==> flow/design.v <==
module Cordic #(parameter MODE = 0, STAGES = 8, WIDTH = 16, PHASE_WIDTH = 19)(
input wire                        in_clk,
input wire                        in_rst,
input wire                        in_enable,
input wire    [WIDTH-1:0]         in_x,
input wire    [WIDTH-1:0]         in_y,
input wire    [PHASE_WIDTH-1:0]   in_phase,
output wire                       out_valid,
output wire   [PHASE_WIDTH-1:0]   out_phase,
output wire   [WIDTH-1:0]         out_x,
output wire   [WIDTH-1:0]         out_y
);
localparam	ROTATIONAL = 0, 
			VECTORING  = 1;
wire signed   [WIDTH:0]         xn [STAGES:0];
wire signed   [WIDTH:0]         yn [STAGES:0];
wire signed   [PHASE_WIDTH-1:0]   zn [STAGES:0];
reg signed  [WIDTH:0]         xn_reg [STAGES:0];
reg signed  [WIDTH:0]         yn_reg [STAGES:0];
reg signed  [PHASE_WIDTH-1:0]   zn_reg [STAGES:0];
reg start;
generate
	if(MODE == ROTATIONAL) begin
reg [WIDTH-1:0] temp_x, temp_y;
reg [PHASE_WIDTH-1:0] temp_z;
always @ (posedge in_clk or negedge in_rst) 
begin
 if(!in_rst) begin
	temp_x <= 'b0;
	temp_y <= 'b0;
	temp_z <= 'b0; 
 end else if (start) begin
	temp_x <= in_x;
	temp_y <= in_y;
	temp_z <= in_phase;
	end
end
wire [PHASE_WIDTH-1:0] half_pi = 19'h19220;
wire [PHASE_WIDTH-1:0] z_limit = 19'h1b333;
reg [WIDTH-1:0] adjusted_x, adjusted_y;
reg [PHASE_WIDTH-1:0] adjusted_z;
always @ (*) 
begin
	if(temp_z[PHASE_WIDTH-1] == 1'b0 && temp_z > z_limit) begin
		adjusted_x = ~temp_y + 'b1;
		adjusted_y = temp_x;
		adjusted_z = temp_z - half_pi;
	end 
	else if(temp_z[PHASE_WIDTH-1] == 1'b1 && (~temp_z+19'b1) > z_limit) begin
		adjusted_x = temp_y;
		adjusted_y = ~temp_x + 'b1;
		adjusted_z = temp_z + half_pi;
	end 
	else begin
		adjusted_x = temp_x;
		adjusted_y = temp_y;
		adjusted_z = temp_z;
	end
end
assign xn[0] = {adjusted_x[WIDTH-1], adjusted_x};
assign yn[0] = {adjusted_y[WIDTH-1], adjusted_y};
assign zn[0] = adjusted_z;
end else if(MODE == VECTORING) begin
assign xn[0] = {in_x[WIDTH-1], in_x};
assign yn[0] = {in_y[WIDTH-1], in_y};
assign zn[0] = 'b0;
end
endgenerate
generate 
genvar i;
	if(MODE == ROTATIONAL) begin
for(i=0; i<STAGES; i=i+1) begin
  assign xn[i+1] = (zn_reg[i][PHASE_WIDTH-1] == 1'b0) ? xn_reg[i]-(yn_reg[i]>>>i)   : xn_reg[i]+(yn_reg[i]>>>i);
  assign yn[i+1] = (zn_reg[i][PHASE_WIDTH-1] == 1'b0) ? yn_reg[i]+(xn_reg[i]>>>i)   : yn_reg[i]-(xn_reg[i]>>>i);
  assign zn[i+1] = (zn_reg[i][PHASE_WIDTH-1] == 1'b0) ? zn_reg[i]-arctangent(i) : zn_reg[i]+arctangent(i);
end
end else if(MODE == VECTORING) begin
for(i=0; i<STAGES; i=i+1) begin
  assign xn[i+1] = (yn_reg[i][WIDTH] == 1'b1) ? xn_reg[i]-(yn_reg[i]>>>i)   : xn_reg[i]+(yn_reg[i]>>>i);
  assign yn[i+1] = (yn_reg[i][WIDTH] == 1'b1) ? yn_reg[i]+(xn_reg[i]>>>i)   : yn_reg[i]-(xn_reg[i]>>>i);
  assign zn[i+1] = (yn_reg[i][WIDTH] == 1'b1) ? zn_reg[i]-arctangent(i) : zn_reg[i]+arctangent(i);
end
end
endgenerate
always @ (posedge in_clk or negedge in_rst)
	if(!in_rst)
		start <= 1'b0;
	else
		start <= in_enable;
reg [STAGES+2:0] valid_reg;	
for(i=0; i<=STAGES; i=i+1) begin
  always @ (posedge in_clk or negedge in_rst)
    if(!in_rst)begin
      xn_reg[i] <= 'b0;
      yn_reg[i] <= 'b0;
      zn_reg[i] <= 'b0;    
    end
    else if(valid_reg[i+1]) begin
      xn_reg[i] <= xn[i];
      yn_reg[i] <= yn[i];
      zn_reg[i] <= zn[i];
    end
end
wire signed [15:0] k = 18'h009B7;
wire signed [31:0] scaled_x = xn_reg[STAGES] * k;
wire signed [31:0] scaled_y = yn_reg[STAGES] * k;
assign out_x = scaled_x[27:12];
assign out_y = scaled_y[27:12];
assign out_phase = zn_reg[STAGES];
always@(posedge in_clk or negedge in_rst)
begin
  if(!in_rst)
    valid_reg <= 'b0;
  else
    valid_reg <= {valid_reg[STAGES+1:0], in_enable};
end
assign out_valid = valid_reg[STAGES+2];
function [18:0] arctangent;
  input [3:0] i;
  begin
    case (i)
    0 : arctangent = 19'b000_1100100100001111;  
    1 : arctangent = 19'b000_0111011010110001;  
    2 : arctangent = 19'b000_0011111010110110;  
    3 : arctangent = 19'b000_0001111111010101;  
    4 : arctangent = 19'b000_0000111111111010;  
    5 : arctangent = 19'b000_0000011111111111;  
    6 : arctangent = 19'b000_0000001111111111;  
    7 : arctangent = 19'b000_0000000111111111;  
    8 : arctangent = 19'b000_0000000011111111;  
    9 : arctangent = 19'b000_0000000001111111;  
    10: arctangent = 19'b000_0000000000111111;  
    11: arctangent = 19'b000_0000000000011111;  
    12: arctangent = 19'b000_0000000000001111;  
    13: arctangent = 19'b000_0000000000000111;  
    14: arctangent = 19'b000_0000000000000011;  
    15: arctangent = 19'b000_0000000000000001;  
    default: arctangent = 19'b000_0000000000000000;  
    endcase
  end
endfunction
endmodule
Tool chain data of Cordic
What the tools print for Cordic, step after step.
Lines are those of the file above, counted from 1.
Library cell names are shortened.
A cell with -- has no value.
- top module: Cordic
- clock port: in_clk
- standard-cell library: sky130hd
- corner: tt_025C_1v80

Word-level counts
Source: Yosys, flattened and elaborated. Widths are those after wreduce; folded enables and synchronous resets count as part of the registers. Registers that Yosys merges into a memory's read port (data or address) are not register bits. Print and check cells do not count. Equal cells are merged and count once.
- noted add/subtract/negate cells: 52
- multiply operators at 2
- order comparisons at 2
- muxes and demuxes at 30
- noted bitwise operators: 4
- noted reduce/logical cells: 2
- operators by type and width (kind ; count):
    17-bit by 13-bit multiplier with 28-bit output (second input constant) ; 2
    17-bit two-way mux ; 16
    19-bit two-way mux ; 10
    16-bit two-way mux ; 4
    19-bit by 17-bit greater-than comparator with 1-bit output (second input constant) ; 2
    16-bit by 16-bit subtractor with 17-bit output ; 2
    17-bit by 10-bit adder with 17-bit output ; 2
    17-bit by 10-bit subtractor with 17-bit output ; 2
    17-bit by 11-bit adder with 17-bit output ; 2
    17-bit by 11-bit subtractor with 17-bit output ; 2
    17-bit by 12-bit adder with 17-bit output ; 2
    17-bit by 12-bit subtractor with 17-bit output ; 2
    17-bit by 13-bit adder with 17-bit output ; 2
    17-bit by 13-bit subtractor with 17-bit output ; 2
    17-bit by 14-bit adder with 17-bit output ; 2
    17-bit by 14-bit subtractor with 17-bit output ; 2
    17-bit by 15-bit adder with 17-bit output ; 2
    17-bit by 15-bit subtractor with 17-bit output ; 2
    17-bit by 16-bit adder with 17-bit output ; 2
    17-bit by 16-bit subtractor with 17-bit output ; 2
    16-bit by 1-bit adder with 16-bit output (second input constant) ; 2
    16-bit NOT ; 2
    19-bit by 1-bit adder with 19-bit output (second input constant) ; 1
    19-bit by 10-bit adder with 19-bit output (second input constant) ; 1
    19-bit by 10-bit subtractor with 19-bit output (second input constant) ; 1
    19-bit by 11-bit adder with 19-bit output (second input constant) ; 1
    19-bit by 11-bit subtractor with 19-bit output (second input constant) ; 1
    19-bit by 12-bit adder with 19-bit output (second input constant) ; 1
Other operator kinds: 17; their cells: 18.
- flip-flop bits (word level) at 538
- noted input port bits: 54
- output and inout bits: 52

Logic depth
Yosys ltp: most cells in a row. Word level: on the elaborated netlist, between registers, memories and ports. Mapped: between sequential cells and ports; inverters and the memories' decode and read muxes count.
- depth in word-level cells: 6
- ABC_AREA: 0
- noted mapped depth: 21
- mapped depth without buffers at 20

Netlist
Source: synth_stat.txt of the flow (Yosys; design flattened, memories mapped). It holds for the ABC_AREA given above (unset counts as 0); a run with the other value may have another netlist.
- noted cells in the netlist: 5567
- noted synthesis area: 50878.8 sq um
- flip-flop cells: 536
- noted buffer cells: 202
- cell types (cell ; count):
    dfrtp_1 ; 536
    ha_1 ; 599
    fa_1 ; 198
    mux2_2 ; 305
    xnor2_1 ; 351
    inv_1 ; 557
    a21oi_1 ; 411
    xor2_1 ; 169
    nor2_1 ; 363
    o21ai_0 ; 263
    nand2_1 ; 315
    a21o_1 ; 125
    nor3_1 ; 164
    clkbuf_1 ; 137
    mux2i_1 ; 51
    nand3_1 ; 97
    a211oi_1 ; 61
    or3_1 ; 72
Not listed: further types 64, cells in them 793.

Worst setup path after synthesis
Path of least setup slack by OpenSTA after synthesis, without wires, with an ideal clock, recovery checks aside; 20% of the period is set as input and as output delay. Where synthesis merged equal registers, the netlist keeps one of their names.
- kind: reg-to-output
- from: register xn_reg[8][7]
- to: output port out_x[15]
- clock period at 9000 ps
- external output delay at 1800 ps
- arrival time: 5922 ps
- slack at 1278 ps
- noted delay of the path: 5922 ps
- stages on the path: 22
- noted path buffers: 1
- synthesis period reached: 7722 ps
"delay of the path" = arrival - input delay + setup time.
At an output port there is no setup time.
"stages on the path" counts driving pins, that of a launching flip-flop among them; a cell with two outputs on the path counts twice.
"synthesis period reached" is the clock period less the worst setup slack; recovery checks do not enter. This is arithmetic on one report: input and output delays are still those of the set period (20% each).
The rows between start and end are the longest chain of elaborated cells between them; the timing report does not say that the signal goes this way. Where chains are equally long, one stands for them.
Each line given opens the expression or statement behind the cell; cells for indexed reads and writes are added by Yosys, which also makes memories of some case tables.
- cells stage by stage: dfrtp_1 > ha_1 > inv_1 > fa_1 > fa_1 > inv_1 > fa_1 > inv_1 > fa_1 > inv_1 > ha_1 > a2111oi_2 > o21ai_1 > o21a_1 > a311o_1 > o31a_1 > and4_1 > or4_4 > a41o_1 > o41ai_2 > xor2_1 > buf_4
- cells in the longest elaborated chain: 1
- ends and longest elaborated chain, after synthesis (element ; line ; text):
    from (decl) ; 18 ; reg signed  [WIDTH:0]         xn_reg [STAGES:0];
    from (assign) ; 94 ; xn_reg[i] <= 'b0;
    from (assign) ; 99 ; xn_reg[i] <= xn[i];
    17-bit by 13-bit multiplier with 28-bit output ; 105 ; wire signed [31:0] scaled_x = xn_reg[STAGES] * k;
    to (decl) ; 10 ; output wire   [WIDTH-1:0]         out_x,

Worst path after layout
Path of least setup slack in the final report of flow run A (OpenROAD, finished layout, wires in). Where an end is a register, its clock arrival counts in the times.
The report prints the path's times to 10 ps; the period is as set.
- kind: reg-to-output
- from: register xn_reg[8][7]
- to: output port out_x[15]
- clock period at 12000 ps
- external output delay at 2400 ps
- arrival time: 7400 ps
- slack at 2200 ps
- stages on the path: 22
- noted path buffers: 1
The rows between start and end are the longest chain of elaborated cells between them; the timing report does not say that the signal goes this way. Where chains are equally long, one stands for them.
- cells stage by stage: dfrtp_1 > ha_1 > inv_1 > fa_1 > fa_1 > inv_1 > fa_1 > inv_1 > fa_1 > inv_1 > ha_1 > a2111oi_2 > o21ai_1 > o21a_1 > a311o_1 > o31a_1 > and4_1 > or4_4 > a41o_1 > o41ai_2 > xor2_1 > clkdlybuf4s50_1
- cells in the longest elaborated chain: 1
- ends and longest elaborated chain, post-layout (element ; line ; text):
    from (decl) ; 18 ; reg signed  [WIDTH:0]         xn_reg [STAGES:0];
    from (assign) ; 94 ; xn_reg[i] <= 'b0;
    from (assign) ; 99 ; xn_reg[i] <= xn[i];
    17-bit by 13-bit multiplier with 28-bit output ; 105 ; wire signed [31:0] scaled_x = xn_reg[STAGES] * k;
    to (decl) ; 10 ; output wire   [WIDTH-1:0]         out_x,

Below are 4 stored runs of the flow (Yosys, OpenROAD; platform sky130hd) on Cordic, each with its settings and what was measured, unordered. Constraints: input delay and output delay 20% of the set period each, output load 0.01 pF.
"clock period reached": clock period set for the run, less the worst setup slack. It is reckoned from that one timing run; input and output delays stay at 20% of the period that was set.
"worst path time" = time allowed to the worst setup path (clock period - input delay - output delay, where it has them) - its slack; a late launch clock adds to it, a late capture clock takes from it.
"worst path time" is known to 10 ps.

Flow run A
Settings were CORE_UTILIZATION = 40; period_ns = 12.0; CAP_MARGIN = 20; CORE_MARGIN = 2; SLEW_MARGIN = 20
- final setup TNS at 0 ps
- noted the clock period reached: 9797 ps
- noted the standard-cell area after routing: 55650.9 sq um
- noted the worst path time: 7400 ps
- worst setup path kind: reg-to-output
- lowest setup slack at 2203 ps
- mapped cell area after synthesis: 50878.8 sq um
- total die area at 130065.0 sq um
- post-route utilization: 44.2%

Flow run B
Settings were CAP_MARGIN = 15; CELL_PAD_IN_SITES_DETAIL_PLACEMENT = 2; CELL_PAD_IN_SITES_GLOBAL_PLACEMENT = 2; CORE_MARGIN = 9; CORE_UTILIZATION = 60; CTS_CLUSTER_DIAMETER = 216; CTS_CLUSTER_SIZE = 48; GPL_ROUTABILITY_DRIVEN = 1; MAX_ROUTING_LAYER = met4; PLACE_DENSITY_LB_ADDON = 0.07; SLEW_MARGIN = 10; period_ns = 9.0
- incomplete, placement halted on FLW-0024

Flow run C
Settings were CORE_UTILIZATION = 37; period_ns = 8.77; CAP_MARGIN = 20; CORE_MARGIN = 2; SLEW_MARGIN = 20
- final setup TNS at 0 ps
- noted the clock period reached: 8479 ps
- noted the standard-cell area after routing: 56175.1 sq um
- noted the worst path time: 6730 ps
- worst setup path kind: reg-to-output
- lowest setup slack at 291 ps
- mapped cell area after synthesis: 50878.8 sq um
- total die area at 140494.0 sq um
- post-route utilization: 41.0%

Flow run D
Settings were CORE_MARGIN = 4; CORE_UTILIZATION = 28; CTS_CLUSTER_DIAMETER = 31; CTS_CLUSTER_SIZE = 16; HOLD_SLACK_MARGIN = -0.06; PLACE_DENSITY_LB_ADDON = 0.26; SLEW_MARGIN = 15; TNS_END_PERCENT = 100; period_ns = 5.32; CAP_MARGIN = 20
- final setup TNS at -45190 ps
- noted the clock period reached: 7579 ps
- noted the standard-cell area after routing: 61276.3 sq um
- noted the worst path time: 6520 ps
- worst setup path kind: reg-to-output
- lowest setup slack at -2259 ps
- mapped cell area after synthesis: 50878.8 sq um
- total die area at 188595.0 sq um
- post-route utilization: 33.9%
